==> flow/design.v <==
module spi_front (
    input clk,
    input spi_clk_in,
    input rst_n,
    output spi_clk_o,
    output spi_clk_t,
    output spi_mosi_o,
    output spi_mosi_t,
    input spi_miso_i,
    input [31:0] data_mosi,
    output [31:0] data_miso,
    input spi_begin,
    input spi_wide,
    output spi_busy
);
localparam SPI_STATE_IDLE = 0;
localparam SPI_STATE_ACTIVE = 1;
reg spi_state;
reg [4:0] spi_bit_ptr;
reg spi_clk_gate;
reg spi_busy_r;
reg [31:0]spi_tx_data;
reg [31:0]spi_rx_data;
reg [31:0]spi_rx_data_r;
assign spi_busy = spi_busy_r;
reg spi_clk_q;
wire spi_clk_fall = spi_clk_q & ~spi_clk_in;
wire spi_clk_rise = ~spi_clk_q & spi_clk_in;
always @(posedge clk or negedge rst_n) begin
    if(~rst_n) begin
        spi_clk_q <= 1'b0;
    end else begin
        spi_clk_q <= spi_clk_in;
    end
end
assign spi_clk_o = spi_clk_in & spi_clk_gate;
always @(posedge clk or negedge rst_n) begin
    if(~rst_n) begin
        spi_state <= SPI_STATE_IDLE;
        spi_bit_ptr <= 3'b0;
        spi_clk_gate <= 1'b0;
        spi_busy_r <= 1'b0;
        spi_tx_data <= 8'b0;
        spi_rx_data_r <= 32'b0;
    end else if(spi_clk_fall) begin
        case (spi_state)
            SPI_STATE_IDLE:begin
                if(spi_begin)begin
                    spi_state <= SPI_STATE_ACTIVE;
                    spi_bit_ptr <= {{2{spi_wide}},3'h7};
                    spi_clk_gate <= 1'b1;
                    spi_busy_r <= 1'b1;
                    spi_tx_data <= data_mosi;
                end
            end
            SPI_STATE_ACTIVE:begin
                if(~|spi_bit_ptr)begin
                    spi_state <= SPI_STATE_IDLE;
                    spi_bit_ptr <= 3'h0;
                    spi_clk_gate <= 1'b0;
                    spi_busy_r <= 1'b0;
                    spi_rx_data_r <= spi_rx_data;
                end else begin
                    spi_bit_ptr <= spi_bit_ptr - 3'b1;
                end
            end
            default: begin
                spi_state <= SPI_STATE_IDLE;
                spi_bit_ptr <= 3'b0;
                spi_clk_gate <= 1'b0;
                spi_busy_r <= 1'b0; 
            end
        endcase
    end
end
reg spi_mosi_r;
assign spi_mosi_o = spi_mosi_r;
always @(*) begin
    case (spi_bit_ptr)
        5'd1: spi_mosi_r = spi_tx_data[1];
        5'd2: spi_mosi_r = spi_tx_data[2];
        5'd3: spi_mosi_r = spi_tx_data[3];
        5'd4: spi_mosi_r = spi_tx_data[4];
        5'd5: spi_mosi_r = spi_tx_data[5];
        5'd6: spi_mosi_r = spi_tx_data[6];
        5'd7: spi_mosi_r = spi_tx_data[7];
        5'd8: spi_mosi_r = spi_tx_data[8];
        5'd9: spi_mosi_r = spi_tx_data[9];
        5'd10: spi_mosi_r = spi_tx_data[10];
        5'd11: spi_mosi_r = spi_tx_data[11];
        5'd12: spi_mosi_r = spi_tx_data[12];
        5'd13: spi_mosi_r = spi_tx_data[13];
        5'd14: spi_mosi_r = spi_tx_data[14];
        5'd15: spi_mosi_r = spi_tx_data[15];
        5'd16: spi_mosi_r = spi_tx_data[16];
        5'd17: spi_mosi_r = spi_tx_data[17];
        5'd18: spi_mosi_r = spi_tx_data[18];
        5'd19: spi_mosi_r = spi_tx_data[19];
        5'd20: spi_mosi_r = spi_tx_data[20];
        5'd21: spi_mosi_r = spi_tx_data[21];
        5'd22: spi_mosi_r = spi_tx_data[22];
        5'd23: spi_mosi_r = spi_tx_data[23];
        5'd24: spi_mosi_r = spi_tx_data[24];
        5'd25: spi_mosi_r = spi_tx_data[25];
        5'd26: spi_mosi_r = spi_tx_data[26];
        5'd27: spi_mosi_r = spi_tx_data[27];
        5'd28: spi_mosi_r = spi_tx_data[28];
        5'd29: spi_mosi_r = spi_tx_data[29];
        5'd30: spi_mosi_r = spi_tx_data[30];
        5'd31: spi_mosi_r = spi_tx_data[31];
        default: spi_mosi_r = spi_tx_data[0];
    endcase
end
assign data_miso = spi_rx_data_r;
always @(posedge clk or negedge rst_n) begin
    if(~rst_n) begin
        spi_rx_data <= 8'b0;
    end else if(spi_clk_rise && spi_busy_r) begin
        spi_rx_data <= {spi_rx_data[30:0],spi_miso_i};
    end else begin
        spi_rx_data <= spi_rx_data;
    end
end
endmodule
module spi_host #
	(
		parameter C_S_AXIS_TDATA_WIDTH = 32,
		parameter integer C_S_AXI_DATA_WIDTH	= 32,
		parameter integer C_S_AXI_ADDR_WIDTH	= 8,
		parameter integer SPI_CS_WIDTH	= 16
	) (
	input spi_clk_i,
	output spi_clk_o,
	output spi_clk_t,
	input spi_mosi_i,
	output spi_mosi_o,
	output spi_mosi_t,
	input spi_miso_i,
	output spi_miso_o,
	output spi_miso_t,
	input [SPI_CS_WIDTH - 1:0]spi_cs_i,
	output [SPI_CS_WIDTH - 1:0]spi_cs_o,
	output [SPI_CS_WIDTH - 1:0]spi_cs_t,
	input  s_axi_aclk,
	input  s_axi_aresetn,
	input [C_S_AXI_ADDR_WIDTH-1 : 0] s_axi_awaddr,
	input  s_axi_awvalid,
	output  s_axi_awready,
	input [C_S_AXI_DATA_WIDTH-1 : 0] s_axi_wdata,
	input  s_axi_wvalid,
	output  s_axi_wready,
	output [1 : 0] s_axi_bresp,
	output  s_axi_bvalid,
	input  s_axi_bready,
	input [C_S_AXI_ADDR_WIDTH-1 : 0] s_axi_araddr,
	input  s_axi_arvalid,
	output  s_axi_arready,
	output [C_S_AXI_DATA_WIDTH-1 : 0] s_axi_rdata,
	output [1 : 0] s_axi_rresp,
	output  s_axi_rvalid,
	input  s_axi_rready,
	output  s_axis_tready,
	input [C_S_AXIS_TDATA_WIDTH-1 : 0] s_axis_tdata,
	input  s_axis_tlast,
	input  s_axis_tvalid,
	input  m_axis_tready,
	output [C_S_AXIS_TDATA_WIDTH-1 : 0] m_axis_tdata,
	output  m_axis_tlast,
	output  m_axis_tvalid
);
localparam integer OP_STATUS_ADDR = 0;
localparam integer DATA_ACCESS_ADDR = 4;
localparam integer SPI_CS_W1C_ADDR = 8;
localparam integer SPI_CHIP_SEL_ADDR = 12;
localparam integer SPI_CS_W1S_ADDR = 16;
localparam integer SPI_CTL_ADDR = 20;
localparam integer SPI_CLK_SPCL_ADDR = 24;
localparam integer SPI_BURST_CNT_ADDR = 28;
wire rst_n;
assign rst_n = s_axi_aresetn;
reg [C_S_AXI_ADDR_WIDTH-1:0]awaddr_r;
wire aw_success;
assign aw_success = s_axi_awvalid & s_axi_awready;
reg [C_S_AXI_ADDR_WIDTH-1:0]araddr_r;
wire ar_success;
assign ar_success = s_axi_arvalid & s_axi_arready;
wire spi_state_is_idle;
assign spi_state_is_idle = (spi_control_state == AXI_SPI_STATE_IDLE);
always @(posedge s_axi_aclk or negedge rst_n ) begin
	if(~rst_n)begin
		awaddr_r <= 0;
	end else if(spi_state_is_idle && aw_success) begin
		awaddr_r <= s_axi_awaddr;
	end else begin
		awaddr_r <= awaddr_r;
	end
end
always @(posedge s_axi_aclk or negedge rst_n ) begin
	if(~rst_n)begin
		araddr_r <= 0;
	end else if(ar_success) begin
		araddr_r <= s_axi_araddr;
	end else begin
		araddr_r <= araddr_r;
	end
end
wire [C_S_AXI_ADDR_WIDTH-1:0]awaddr_active;
assign awaddr_active = aw_success ? s_axi_awaddr : awaddr_r;
wire [C_S_AXI_ADDR_WIDTH-1:0]araddr_active;
assign araddr_active = ar_success ? s_axi_araddr : araddr_r;
reg [1:0] axi_mm_if_state ;
reg ar_ready;
wire r_valid;
assign r_valid = ~ar_ready;
assign s_axi_arready = ar_ready;
assign s_axi_rvalid = r_valid & spi_state_is_idle;
always @(posedge s_axi_aclk or negedge rst_n) begin
	if(~rst_n)begin
		ar_ready <= 1'b1;
	end else if(s_axi_arready && s_axi_arvalid) begin
		ar_ready <= 1'b0;
	end else if(s_axi_rready && s_axi_rvalid) begin
		ar_ready <= 1'b1;
	end
end
assign s_axi_rresp = 2'b0;
assign s_axi_awready = spi_state_is_idle;
assign s_axi_wready = spi_state_is_idle;
assign w_ready = spi_state_is_idle;
assign s_axi_bresp = 2'b0;
reg b_valid;
assign s_axi_bvalid = b_valid;
assign s_axi_bvalid = b_valid;
always @(posedge s_axi_aclk or negedge rst_n) begin
	if(~rst_n)begin
		b_valid <= 1'b0;
	end else if(s_axi_wready && s_axi_wvalid && ~b_valid) begin
		b_valid <= 1'b1;
	end else if(s_axi_bready && b_valid) begin
		b_valid <= 1'b0;
	end
end
wire w_success;
assign w_success = s_axi_wvalid & s_axi_wready;
wire r_success;
assign r_success = s_axi_rvalid & s_axi_rready;
localparam AXI_SPI_STATE_IDLE = 5;
localparam AXI_SPI_STATE_MM_ARMED = 0;
localparam AXI_SPI_STATE_MM_ACTIVE = 1;
localparam AXI_SPI_STATE_S_ARMED = 2;
localparam AXI_SPI_STATE_S_ACTIVE = 3;
reg [2:0]spi_control_state ;
	wire spi_mode_stream;
reg [31:0]spi_tx_data;
reg [31:0]spi_strm_b_len;
	wire spi_strm_b_len_nz;
	assign spi_strm_b_len_nz = |spi_strm_b_len;
reg spi_front_begin;
	wire spi_front_wide;
	assign spi_front_wide = spi_control_state[1];
	wire spi_front_busy;
reg s_axis_tready_r;
reg s_axis_tlast_r;
reg m_axis_tvalid_r;
reg m_axis_tlast_r;
assign s_axis_tready = s_axis_tready_r;
assign m_axis_tvalid = m_axis_tvalid_r;
assign m_axis_tlast = m_axis_tlast_r;
always @(posedge s_axi_aclk or negedge rst_n) begin
	if(~rst_n)begin
		s_axis_tlast_r <= 1'b0;
	end else if (s_axis_tvalid && s_axis_tready) begin
		s_axis_tlast_r <= s_axis_tlast;
	end
end
always @(posedge s_axi_aclk or negedge rst_n) begin
	if(~rst_n)begin
		spi_control_state <= AXI_SPI_STATE_IDLE;
		spi_tx_data <= 32'h0;
		spi_strm_b_len <= 32'h0;
		spi_front_begin <= 1'b0;
		s_axis_tready_r <= 1'b0;
		m_axis_tvalid_r <= 1'b0;
		m_axis_tlast_r <= 1'b0;
	end else begin
		case (spi_control_state)
			AXI_SPI_STATE_IDLE : begin
				if (w_success && awaddr_active == DATA_ACCESS_ADDR) begin
					spi_control_state <= AXI_SPI_STATE_MM_ARMED;
					spi_tx_data <= s_axi_wdata;
					spi_front_begin <= 1'b1;
				end else if (w_success && awaddr_active == SPI_BURST_CNT_ADDR) begin
					spi_control_state <= AXI_SPI_STATE_S_ARMED;
					spi_strm_b_len <= s_axi_wdata;
					spi_front_begin <= spi_strm_s2mm;
					s_axis_tready_r <= 1'b1;
					m_axis_tvalid_r <= 1'b0;
					m_axis_tlast_r <= 1'b0;
				end else begin
					if(s_axis_tvalid & s_axis_tready) begin
						s_axis_tready_r <= 1'b0;
					end
					if(m_axis_tvalid & m_axis_tready)begin
						m_axis_tvalid_r <= 1'b0; 
						m_axis_tlast_r <= 1'b0;
					end
				end
			end
			AXI_SPI_STATE_MM_ARMED : begin
				if (spi_front_busy) begin
					spi_control_state <= AXI_SPI_STATE_MM_ACTIVE;
					spi_front_begin <= 1'b0;
				end
			end
			AXI_SPI_STATE_MM_ACTIVE : begin
				if (~spi_front_busy) begin
					spi_control_state <= AXI_SPI_STATE_IDLE;
				end
			end
			AXI_SPI_STATE_S_ARMED : begin
				if (spi_front_busy) begin
					spi_control_state <= AXI_SPI_STATE_S_ACTIVE;
					spi_strm_b_len <= spi_strm_b_len - 32'b1;
					spi_front_begin <= 1'b0;
				end else if(s_axis_tvalid & s_axis_tready) begin
					spi_front_begin <= 1'b1;
					spi_tx_data <= stream_word_odrered;
					s_axis_tready_r <= 1'b0;
					m_axis_tvalid_r <= 1'b0;
				end else if(m_axis_tvalid & m_axis_tready)begin
					spi_front_begin <= 1'b1;
					s_axis_tready_r <= 1'b0;
					m_axis_tvalid_r <= 1'b0;
				end
			end
			AXI_SPI_STATE_S_ACTIVE : begin
				if (~spi_front_busy && spi_strm_b_len_nz) begin
					if(s_axis_tlast_r && ~spi_strm_s2mm) begin
						spi_control_state <= AXI_SPI_STATE_IDLE;
						spi_strm_b_len <= 32'h0;
						s_axis_tready_r <= 1'b1;
						m_axis_tvalid_r <= spi_strm_s2mm;
						m_axis_tlast_r <= spi_strm_s2mm;
					end else begin
						spi_control_state <= AXI_SPI_STATE_S_ARMED;
						s_axis_tready_r <= 1'b1;
						m_axis_tvalid_r <= spi_strm_s2mm;
					end
				end else if (~spi_front_busy && ~spi_strm_b_len_nz) begin
					spi_control_state <= AXI_SPI_STATE_IDLE;
					spi_strm_b_len <= 32'h0;
					s_axis_tready_r <= 1'b1;
					m_axis_tvalid_r <= spi_strm_s2mm;
					m_axis_tlast_r <= spi_strm_s2mm;
				end
			end 
			default: begin
				spi_control_state <= AXI_SPI_STATE_IDLE;
				spi_tx_data <= 32'h0;
				spi_strm_b_len <= 32'h0;
				spi_front_begin <= 1'b0;
				s_axis_tready_r <= 1'b0;
				m_axis_tvalid_r <= 1'b0;
				m_axis_tlast_r <= 1'b0;
			end
		endcase
	end
end
reg [15:0]spi_ctl_reg;
	always @(posedge s_axi_aclk or negedge rst_n) begin
		if(~rst_n)begin
			spi_ctl_reg <= 0;
		end else if(w_success && awaddr_active == SPI_CTL_ADDR && spi_state_is_idle)begin
			spi_ctl_reg <= s_axi_wdata[15:0];
		end else begin
			spi_ctl_reg <= spi_ctl_reg;
		end
	end
wire spi_strm_s2mm;
assign spi_strm_s2mm = spi_ctl_reg[15];
wire [4:0]stream_byte_order;
assign stream_byte_order = spi_ctl_reg[4:0];
localparam STREAM_BYTE_ORDER_0123 = 5'd0;
localparam STREAM_BYTE_ORDER_0132 = 5'd1;
localparam STREAM_BYTE_ORDER_0213 = 5'd2;
localparam STREAM_BYTE_ORDER_0231 = 5'd3;
localparam STREAM_BYTE_ORDER_0312 = 5'd4;
localparam STREAM_BYTE_ORDER_0321 = 5'd5;
localparam STREAM_BYTE_ORDER_1023 = 5'd6;
localparam STREAM_BYTE_ORDER_1032 = 5'd7;
localparam STREAM_BYTE_ORDER_1203 = 5'd8;
localparam STREAM_BYTE_ORDER_1230 = 5'd9;
localparam STREAM_BYTE_ORDER_1302 = 5'd10;
localparam STREAM_BYTE_ORDER_1320 = 5'd11;
localparam STREAM_BYTE_ORDER_2013 = 5'd12;
localparam STREAM_BYTE_ORDER_2031 = 5'd13;
localparam STREAM_BYTE_ORDER_2103 = 5'd14;
localparam STREAM_BYTE_ORDER_2130 = 5'd15;
localparam STREAM_BYTE_ORDER_2301 = 5'd16;
localparam STREAM_BYTE_ORDER_2310 = 5'd17;
localparam STREAM_BYTE_ORDER_3012 = 5'd18;
localparam STREAM_BYTE_ORDER_3021 = 5'd19;
localparam STREAM_BYTE_ORDER_3102 = 5'd20;
localparam STREAM_BYTE_ORDER_3120 = 5'd21;
localparam STREAM_BYTE_ORDER_3201 = 5'd22;
localparam STREAM_BYTE_ORDER_3210 = 5'd23;
reg [31:0] stream_word_odrered;
always @ (*)begin
	case (stream_byte_order)
		STREAM_BYTE_ORDER_0123 : stream_word_odrered = {s_axis_tdata[7:0], s_axis_tdata[15:8], s_axis_tdata[23:16], s_axis_tdata[31:24]};
		STREAM_BYTE_ORDER_0132 : stream_word_odrered = {s_axis_tdata[7:0], s_axis_tdata[15:8], s_axis_tdata[31:24], s_axis_tdata[23:16]};
		STREAM_BYTE_ORDER_0213 : stream_word_odrered = {s_axis_tdata[7:0], s_axis_tdata[23:16], s_axis_tdata[15:8], s_axis_tdata[31:24]};
		STREAM_BYTE_ORDER_0231 : stream_word_odrered = {s_axis_tdata[7:0], s_axis_tdata[23:16], s_axis_tdata[31:24], s_axis_tdata[15:8]};
		STREAM_BYTE_ORDER_0312 : stream_word_odrered = {s_axis_tdata[7:0], s_axis_tdata[31:24], s_axis_tdata[15:8], s_axis_tdata[23:16]};
		STREAM_BYTE_ORDER_0321 : stream_word_odrered = {s_axis_tdata[7:0], s_axis_tdata[31:24], s_axis_tdata[23:16], s_axis_tdata[15:8]};
		STREAM_BYTE_ORDER_1023 : stream_word_odrered = {s_axis_tdata[15:8], s_axis_tdata[7:0], s_axis_tdata[23:16], s_axis_tdata[31:24]};
		STREAM_BYTE_ORDER_1032 : stream_word_odrered = {s_axis_tdata[15:8], s_axis_tdata[7:0], s_axis_tdata[31:24], s_axis_tdata[23:16]};
		STREAM_BYTE_ORDER_1203 : stream_word_odrered = {s_axis_tdata[15:8], s_axis_tdata[23:16], s_axis_tdata[7:0], s_axis_tdata[31:24]};
		STREAM_BYTE_ORDER_1230 : stream_word_odrered = {s_axis_tdata[15:8], s_axis_tdata[23:16], s_axis_tdata[31:24], s_axis_tdata[7:0]};
		STREAM_BYTE_ORDER_1302 : stream_word_odrered = {s_axis_tdata[15:8], s_axis_tdata[31:24], s_axis_tdata[7:0], s_axis_tdata[23:16]};
		STREAM_BYTE_ORDER_1320 : stream_word_odrered = {s_axis_tdata[15:8], s_axis_tdata[31:24], s_axis_tdata[23:16], s_axis_tdata[7:0]};
		STREAM_BYTE_ORDER_2013 : stream_word_odrered = {s_axis_tdata[23:16], s_axis_tdata[7:0], s_axis_tdata[15:8], s_axis_tdata[31:24]};
		STREAM_BYTE_ORDER_2031 : stream_word_odrered = {s_axis_tdata[23:16], s_axis_tdata[7:0], s_axis_tdata[31:24], s_axis_tdata[15:8]};
		STREAM_BYTE_ORDER_2103 : stream_word_odrered = {s_axis_tdata[23:16], s_axis_tdata[15:8], s_axis_tdata[7:0], s_axis_tdata[31:24]};
		STREAM_BYTE_ORDER_2130 : stream_word_odrered = {s_axis_tdata[23:16], s_axis_tdata[15:8], s_axis_tdata[31:24], s_axis_tdata[7:0]};
		STREAM_BYTE_ORDER_2301 : stream_word_odrered = {s_axis_tdata[23:16], s_axis_tdata[31:24], s_axis_tdata[7:0], s_axis_tdata[15:8]};
		STREAM_BYTE_ORDER_2310 : stream_word_odrered = {s_axis_tdata[23:16], s_axis_tdata[31:24], s_axis_tdata[15:8], s_axis_tdata[7:0]};
		STREAM_BYTE_ORDER_3012 : stream_word_odrered = {s_axis_tdata[31:24], s_axis_tdata[7:0], s_axis_tdata[15:8], s_axis_tdata[23:16]};
		STREAM_BYTE_ORDER_3021 : stream_word_odrered = {s_axis_tdata[31:24], s_axis_tdata[7:0], s_axis_tdata[23:16], s_axis_tdata[15:8]};
		STREAM_BYTE_ORDER_3102 : stream_word_odrered = {s_axis_tdata[31:24], s_axis_tdata[15:8], s_axis_tdata[7:0], s_axis_tdata[23:16]};
		STREAM_BYTE_ORDER_3120 : stream_word_odrered = {s_axis_tdata[31:24], s_axis_tdata[15:8], s_axis_tdata[23:16], s_axis_tdata[7:0]};
		STREAM_BYTE_ORDER_3201 : stream_word_odrered = {s_axis_tdata[31:24], s_axis_tdata[23:16], s_axis_tdata[7:0], s_axis_tdata[15:8]};
		STREAM_BYTE_ORDER_3210 : stream_word_odrered = {s_axis_tdata[31:24], s_axis_tdata[23:16], s_axis_tdata[15:8], s_axis_tdata[7:0]};
		default: stream_word_odrered = {s_axis_tdata[7:0], s_axis_tdata[15:8], s_axis_tdata[23:16], s_axis_tdata[31:24]};
	endcase
end
	reg [15:0]spi_clk_pscl;
	reg [3:0]spi_clk_pscl_sel;
	reg spi_clk_gen;
	always @(posedge s_axi_aclk or negedge rst_n) begin
		if(~rst_n)begin
			spi_clk_pscl_sel <= 1;
		end else if(w_success && awaddr_active == SPI_CLK_SPCL_ADDR && spi_state_is_idle)begin
			spi_clk_pscl_sel <= s_axi_wdata[3:0];
		end else begin
			spi_clk_pscl_sel <= spi_clk_pscl_sel;
		end
	end
	always @(*)begin
		case(spi_clk_pscl_sel)
		4'h0: spi_clk_gen = 1'b0;
		4'h1: spi_clk_gen = spi_clk_pscl[0];
		4'h2: spi_clk_gen = spi_clk_pscl[1];
		4'h3: spi_clk_gen = spi_clk_pscl[2];
		4'h4: spi_clk_gen = spi_clk_pscl[3];
		4'h5: spi_clk_gen = spi_clk_pscl[4];
		4'h6: spi_clk_gen = spi_clk_pscl[5];
		4'h7: spi_clk_gen = spi_clk_pscl[6];
		4'h8: spi_clk_gen = spi_clk_pscl[7];
		4'h9: spi_clk_gen = spi_clk_pscl[8];
		4'hA: spi_clk_gen = spi_clk_pscl[9];
		4'hB: spi_clk_gen = spi_clk_pscl[10];
		4'hC: spi_clk_gen = spi_clk_pscl[11];
		4'hD: spi_clk_gen = spi_clk_pscl[12];
		4'hE: spi_clk_gen = spi_clk_pscl[13];
		4'hF: spi_clk_gen = spi_clk_pscl[14];
		default: spi_clk_gen = spi_clk_pscl[15];
		endcase
	end
	always @(posedge s_axi_aclk or negedge rst_n) begin
		if(~rst_n)begin
			spi_clk_pscl <= 16'b0;
		end else begin
			spi_clk_pscl <= spi_clk_pscl + 1;
		end
	end
	reg [SPI_CS_WIDTH-1:0]chip_sel_r;
	always @(posedge s_axi_aclk or negedge rst_n) begin
		if(~rst_n)begin
			chip_sel_r <= 16'hFFFF;
		end else if(w_success && awaddr_active == SPI_CHIP_SEL_ADDR && spi_state_is_idle)begin
			chip_sel_r <= s_axi_wdata[SPI_CS_WIDTH-1:0];
		end else if(w_success && awaddr_active == SPI_CS_W1C_ADDR && spi_state_is_idle)begin
			chip_sel_r <= chip_sel_r & ~s_axi_wdata[SPI_CS_WIDTH-1:0];
		end else if(w_success && awaddr_active == SPI_CS_W1S_ADDR && spi_state_is_idle)begin
			chip_sel_r <= chip_sel_r | s_axi_wdata[SPI_CS_WIDTH-1:0];
		end else begin
			chip_sel_r <= chip_sel_r;
		end
	end
	assign spi_cs_o = chip_sel_r;
wire [31:0]spi_front_tx_data;
assign spi_front_tx_data = spi_tx_data | {32{spi_strm_s2mm}};
wire [31:0]spi_front_rx_data;
assign m_axis_tdata = {spi_front_rx_data[7:0],spi_front_rx_data[15:8],spi_front_rx_data[23:16],spi_front_rx_data[31:24]};
spi_front front(
    .clk(s_axi_aclk),
    .spi_clk_in(spi_clk_gen),
    .rst_n(rst_n),
    .spi_clk_o(spi_clk_o),
    .spi_mosi_o(spi_mosi_o),
    .spi_miso_i(spi_miso_i),
    .data_mosi(spi_front_tx_data),
    .data_miso(spi_front_rx_data),
    .spi_begin(spi_front_begin),
    .spi_wide(spi_front_wide),
    .spi_busy(spi_front_busy)
);
assign spi_clk_t = 1'b0; 
assign spi_mosi_t = 1'b0; 
assign spi_miso_t = 1'b1; 
assign spi_miso_o = 1'b1; 
assign spi_cs_t = 16'b0; 
reg [C_S_AXI_DATA_WIDTH-1:0]s_axi_rdata_r;
assign s_axi_rdata = s_axi_rdata_r;
	always @(*) begin
		case (araddr_active)
			DATA_ACCESS_ADDR : s_axi_rdata_r = spi_front_rx_data ; 	 
			SPI_CHIP_SEL_ADDR : s_axi_rdata_r = {16'h0,chip_sel_r} ;		 
			OP_STATUS_ADDR : s_axi_rdata_r = {31'h000,spi_front_busy} ;	 
			SPI_CLK_SPCL_ADDR : s_axi_rdata_r = {20'h000,spi_clk_pscl_sel};  
			SPI_CTL_ADDR : s_axi_rdata_r = {16'h000,spi_ctl_reg};  
			default: s_axi_rdata_r = 32'h67676767;
		endcase
	end
endmodule
# Reports on spi_host
# Each step is given for the RTL above and for the edited RTL.
# Lines under "orig" count in the file above, lines under "edited" in the edited file.
# "change" is "edited" less "orig", of the values as shown; "change_rel_pct" is that difference over "orig", in percent.
# Cell names lack the library's common part.
# A cell with - has no value.
# design
top	spi_host
clock_port	s_axi_aclk
cell_library	sky130hd
corner	tt_025C_1v80

# The edit
# Unified diff, file above to edited file.
# The edit is scripted, without regard to the design's behaviour, which it may alter; it was not made to optimise anything.
# begin of diff
@@ -127,5 +127,5 @@
 		parameter C_S_AXIS_TDATA_WIDTH = 32,
 		parameter integer C_S_AXI_DATA_WIDTH	= 32,
-		parameter integer C_S_AXI_ADDR_WIDTH	= 8,
+		parameter integer C_S_AXI_ADDR_WIDTH	= 9,
 		parameter integer SPI_CS_WIDTH	= 16
 	) (
# end of diff

# Word-level counts
# Counts by Yosys on the flattened word-level netlist (proc, flatten, opt, wreduce; memories kept). Register bits leave out memories and registers merged into their read ports (data or address). Print and check cells are left out. Cells with the same type and inputs are merged into one.
# op_classes
item	orig	edited	change	change_rel_pct
add_sub_neg	3	3	0	0.00
equal	101	101	0	0.00
n_logic	26	26	0	0.00
muxes	71	71	0	0.00
reduce_logical	46	46	0	0.00
# op_table
op	orig	edited	change	change_rel_pct
8-bit by 5-bit == test with 1-bit output with constant B	6	0	-6	-100.00
9-bit by 5-bit == test with 1-bit output with constant B	0	6	6	-
8-bit by 4-bit == test with 1-bit output with constant B	3	0	-3	-100.00
9-bit by 4-bit == test with 1-bit output with constant B	0	3	3	-
8-bit by 3-bit == test with 1-bit output with constant B	2	0	-2	-100.00
8-bit 2-to-1 mux	2	0	-2	-100.00
9-bit by 3-bit == test with 1-bit output with constant B	0	2	2	-
9-bit 2-to-1 mux	0	2	2	-
8-bit zero test	1	0	-1	-100.00
9-bit zero test	0	1	1	-
1-bit 2-to-1 mux	33	33	0	0.00
5-bit == test with constant B	24	24	0	0.00
1-bit logical AND	23	23	0	0.00
5-bit by 4-bit == test with 1-bit output with constant B	16	16	0	0.00
1-bit inverter	13	13	0	0.00
1-bit AND	9	9	0	0.00
32-bit 2-to-1 mux	9	9	0	0.00
4-bit == test with constant B	8	8	0	0.00
5-bit by 3-bit == test with 1-bit output with constant B	8	8	0	0.00
3-bit 2-to-1 mux	8	8	0	0.00
2-bit inequality test with constant B	8	8	0	0.00
3-bit inequality test with constant B	6	6	0	0.00
4-bit by 3-bit == test with 1-bit output with constant B	4	4	0	0.00
5-bit by 2-bit == test with 1-bit output with constant B	4	4	0	0.00
16-bit 2-to-1 mux	3	3	0	0.00
1-bit case mux with 4-bit select	3	3	0	0.00
3-bit AND reduction	3	3	0	0.00
4-bit AND reduction	3	3	0	0.00
# The list need not be complete.
# bits
item	orig	edited	change	change_rel_pct
inputBits	109	111	2	1.83
word_cells	270	270	0	0.00
reg_bits	246	248	2	0.81

# Longest topological paths
# Yosys ltp: most cells in a row. Word level: on the elaborated netlist, between registers, memories and ports. Mapped: between sequential cells and ports; inverters and the memories' decode and read muxes count.
# depth
item	orig	edited	change	change_rel_pct
word_depth	9	9	0	0.00
ABC_AREA	0	0	-	-
depth_mapped	11	9	-2	-18.18
depth_no_buf	8	8	0	0.00

# Synthesis result
# The flow's flattened synthesis, as Yosys stat reports it; memories are mapped. The netlist is that of the ABC_AREA named above (0 if unset); the other value can give another one.
# by_type
cell_type	orig	edited	change	change_rel_pct
nor2_1	166	133	-33	-19.88
o21ai_1	40	13	-27	-67.50
o31ai_1	4	27	23	575.00
a21oi_1	134	113	-21	-15.67
a22o_1	47	29	-18	-38.30
nand3_1	33	17	-16	-48.48
nand2_1	144	130	-14	-9.72
inv_1	22	36	14	63.64
mux2i_1	15	28	13	86.67
o211ai_1	6	19	13	216.67
nand2b_1	17	29	12	70.59
a221o_1	12	0	-12	-100.00
mux2_1	0	11	11	-
clkbuf_1	61	51	-10	-16.39
o22a_1	1	11	10	1000.00
o21ai_0	63	72	9	14.29
o21a_1	3	12	9	300.00
a222oi_1	26	34	8	30.77
# The list need not be complete.
# synth_totals
item	orig	edited	change	change_rel_pct
stdcells	1459	1428	-31	-2.12
flip_flops	245	247	2	0.82
mapped_area_um2	13658.1	13839.5	181.4	1.33
n_buf	128	124	-4	-3.12
seqArea_um2	6155.9	6206.0	50.1	0.81
# The figures by module come from a second, unflattened synthesis with its own total; it is not the netlist above.
# hier_totals
item	orig	edited	change	change_rel_pct
cells_unflattened	1457	1415	-42	-2.88
area_unflattened_um2	14000.9	14256.2	255.3	1.82
# Rows give one instance, submodules left out.
# by_module_orig
module	n_inst	mod_seq_area_um2	n_cells	area_um2
spi_host	1	3553.4	1114	9416.5
spi_front	1	2602.5	343	4584.4
# by_module_edited
module	n_inst	mod_seq_area_um2	n_cells	area_um2
spi_host	1	3603.5	1072	9671.8
spi_front	1	2602.5	343	4584.4

# Path before layout
# Path of least setup slack by OpenSTA after synthesis, without wires, with an ideal clock, recovery checks aside; 20% of the period is set as input and as output delay. Where synthesis merged equal registers, the netlist keeps one of their names.
# synth_timing
item	orig	edited	change	change_rel_pct
kind	input port to output port	input port to output port	-	-
from	input port s_axi_arvalid	input port s_axi_araddr[0]	-	-
to	output port s_axi_rdata[16]	output port s_axi_rdata[10]	-	-
n_path_buf	1	2	1	100.00
arrival_time_ps	3887	3733	-154	-3.96
t_required_ps	8000	8000	0	0.00
tclk_ps	10000	10000	0	0.00
t_first_pin_ps	2000	2000	0	0.00
path_slack_ps	4113	4267	154	-
driving_pins	8	8	0	0.00
path_delay_ps	1887	1733	-154	-8.16
synth_period_reached_ps	5887	5733	-154	-2.62
# "path_delay_ps" is the arrival time less input delay plus setup time.
# A path that ends at an output port has no setup time.
# "driving_pins" counts driving pins, that of a launching flip-flop among them; a cell with two outputs on the path counts twice.
# "synth_period_reached_ps" = period - worst setup slack (recovery checks aside). The figure is calculated, with input and output delays left at 20% of the set period.
# The rows between start and end are the longest chain of elaborated cells between them; the timing report does not say that the signal goes this way. Where chains are equally long, one stands for them.
# Each line given opens the expression or statement behind the cell; cells for indexed reads and writes are added by Yosys, which also makes memories of some case tables.
# synth_between_orig
cell_sequence	nand2_1 -> mux2i_1 -> inv_1 -> nor2_1 -> nor3_1 -> a211oi_1 -> buf_2 -> nand2_1
elab_chain_len	4
cone_cells	8
# synth_rtl_orig
item	line	source
start: declaration	156	input s_axi_arvalid,
1-bit AND	186	assign ar_success = s_axi_arvalid & s_axi_arready;
8-bit 2-to-1 mux	210	assign araddr_active = ar_success ? s_axi_araddr : araddr_r;
8-bit by 5-bit == test with 1-bit output	517	case (araddr_active)
32-bit case mux with 5-bit select	517
end: declaration	158	output [C_S_AXI_DATA_WIDTH-1 : 0] s_axi_rdata,
# synth_between_edited
cell_sequence	or4_1 -> nor4_1 -> a21o_1 -> and4_1 -> clkbuf_1 -> clkbuf_1 -> nand2_1 -> o211ai_1
elab_chain_len	3
cone_cells	7
# synth_rtl_edited
item	line	source
start: declaration	155	input [C_S_AXI_ADDR_WIDTH-1 : 0] s_axi_araddr,
9-bit 2-to-1 mux	210	assign araddr_active = ar_success ? s_axi_araddr : araddr_r;
9-bit by 5-bit == test with 1-bit output	517	case (araddr_active)
32-bit case mux with 5-bit select	517
end: declaration	158	output [C_S_AXI_DATA_WIDTH-1 : 0] s_axi_rdata,

# Path in the finished layout
# Path of least setup slack in the final report of each run of set A (OpenROAD, finished layout, wires in). Where an end is a register, its clock arrival counts in the times.
# The path's times are printed in steps of 10 ps; the period is the one set.
# layout_timing
item	orig	edited	change	change_rel_pct
kind	input port to output port	input port to output port	-	-
from	input port s_axi_arvalid	input port s_axi_arvalid	-	-
to	output port s_axi_rdata[6]	output port s_axi_rdata[9]	-	-
t_required_ps	8000	8000	0	0.00
tclk_ps	10000	10000	0	0.00
t_first_pin_ps	2000	2000	0	0.00
arrival_time_ps	5590	5530	-60	-1.07
n_path_buf	2	2	0	0.00
path_slack_ps	2410	2470	60	-
driving_pins	9	8	-1	-11.11
# The rows between start and end are the longest chain of elaborated cells between them; the timing report does not say that the signal goes this way. Where chains are equally long, one stands for them.
# layout_between_orig
cell_sequence	clkdlybuf4s50_1 -> nand2_1 -> mux2i_1 -> inv_1 -> nor2_1 -> nor3_1 -> a211oi_4 -> o21ai_0 -> clkdlybuf4s50_1
elab_chain_len	4
cone_cells	8
# layout_rtl_orig
item	line	source
start: declaration	156	input s_axi_arvalid,
1-bit AND	186	assign ar_success = s_axi_arvalid & s_axi_arready;
8-bit 2-to-1 mux	210	assign araddr_active = ar_success ? s_axi_araddr : araddr_r;
8-bit by 5-bit == test with 1-bit output	517	case (araddr_active)
32-bit case mux with 5-bit select	517
end: declaration	158	output [C_S_AXI_DATA_WIDTH-1 : 0] s_axi_rdata,
# layout_between_edited
cell_sequence	clkdlybuf4s50_1 -> nand2_1 -> mux2i_4 -> nor2_1 -> nand2b_1 -> o211a_1 -> o211ai_1 -> clkdlybuf4s50_1
elab_chain_len	4
cone_cells	8
# layout_rtl_edited
item	line	source
start: declaration	156	input s_axi_arvalid,
1-bit AND	186	assign ar_success = s_axi_arvalid & s_axi_arready;
9-bit 2-to-1 mux	210	assign araddr_active = ar_success ? s_axi_araddr : araddr_r;
9-bit by 5-bit == test with 1-bit output	517	case (araddr_active)
32-bit case mux with 5-bit select	517
end: declaration	158	output [C_S_AXI_DATA_WIDTH-1 : 0] s_axi_rdata,

# Layout results
# Both versions went through the flow (Yosys, OpenROAD) with the same settings in each pair. Constraints: input delay and output delay 20% of the set period each, output load 0.01 pF.
# flow_settings_set_A
CORE_UTILIZATION	40
PLACE_DENSITY	0.6
period_ns	10.0
CAP_MARGIN	20
CORE_MARGIN	2
SLEW_MARGIN	20
# measured_set_A
item	orig	edited	change	change_rel_pct
synthesis_area_um2	13658.1	13839.5	181.4	1.33
total_power_mw	4.004	3.349	-0.655	-16.36
design_die_area_um2	35639.8	36101.9	462.1	1.30
fin_hold_ws_ps	472	473	1	-
finish.stdcell_area_um2	16599.7	16722.3	122.6	0.74
timing.achieved_period_ps	7591	7528	-63	-0.83
worstSetupSlack_ps	2409	2472	63	-
fin_tns_ps	0	0	0	-
# flow_settings_set_B
ABC_AREA	0
CAP_MARGIN	10
CELL_PAD_IN_SITES_DETAIL_PLACEMENT	2
CORE_ASPECT_RATIO	1.8
CORE_UTILIZATION	36
CTS_CLUSTER_DIAMETER	311
CTS_CLUSTER_SIZE	87
PLACE_DENSITY_LB_ADDON	0.2
SETUP_SLACK_MARGIN	-0.05
SLEW_MARGIN	25
period_ns	4.38
CORE_MARGIN	2
# measured_set_B
item	orig	edited	change	change_rel_pct
synthesis_area_um2	13658.1	13839.5	181.4	1.33
total_power_mw	7.952	6.404	-1.548	-19.47
design_die_area_um2	39581.2	40095.6	514.4	1.30
finish.stdcell_area_um2	16092.9	16211.8	118.9	0.74
timing.achieved_period_ps	4310	4292	-18	-0.42
worstSetupSlack_ps	70	88	18	-
fin_tns_ps	0	0	0	-
# "timing.achieved_period_ps" means the clock period less the worst setup slack. The figure is calculated, with input and output delays left at 20% of the set period.
# "total_power_mw" rests on the timing tool's default activity at the inputs, not on a simulated workload.
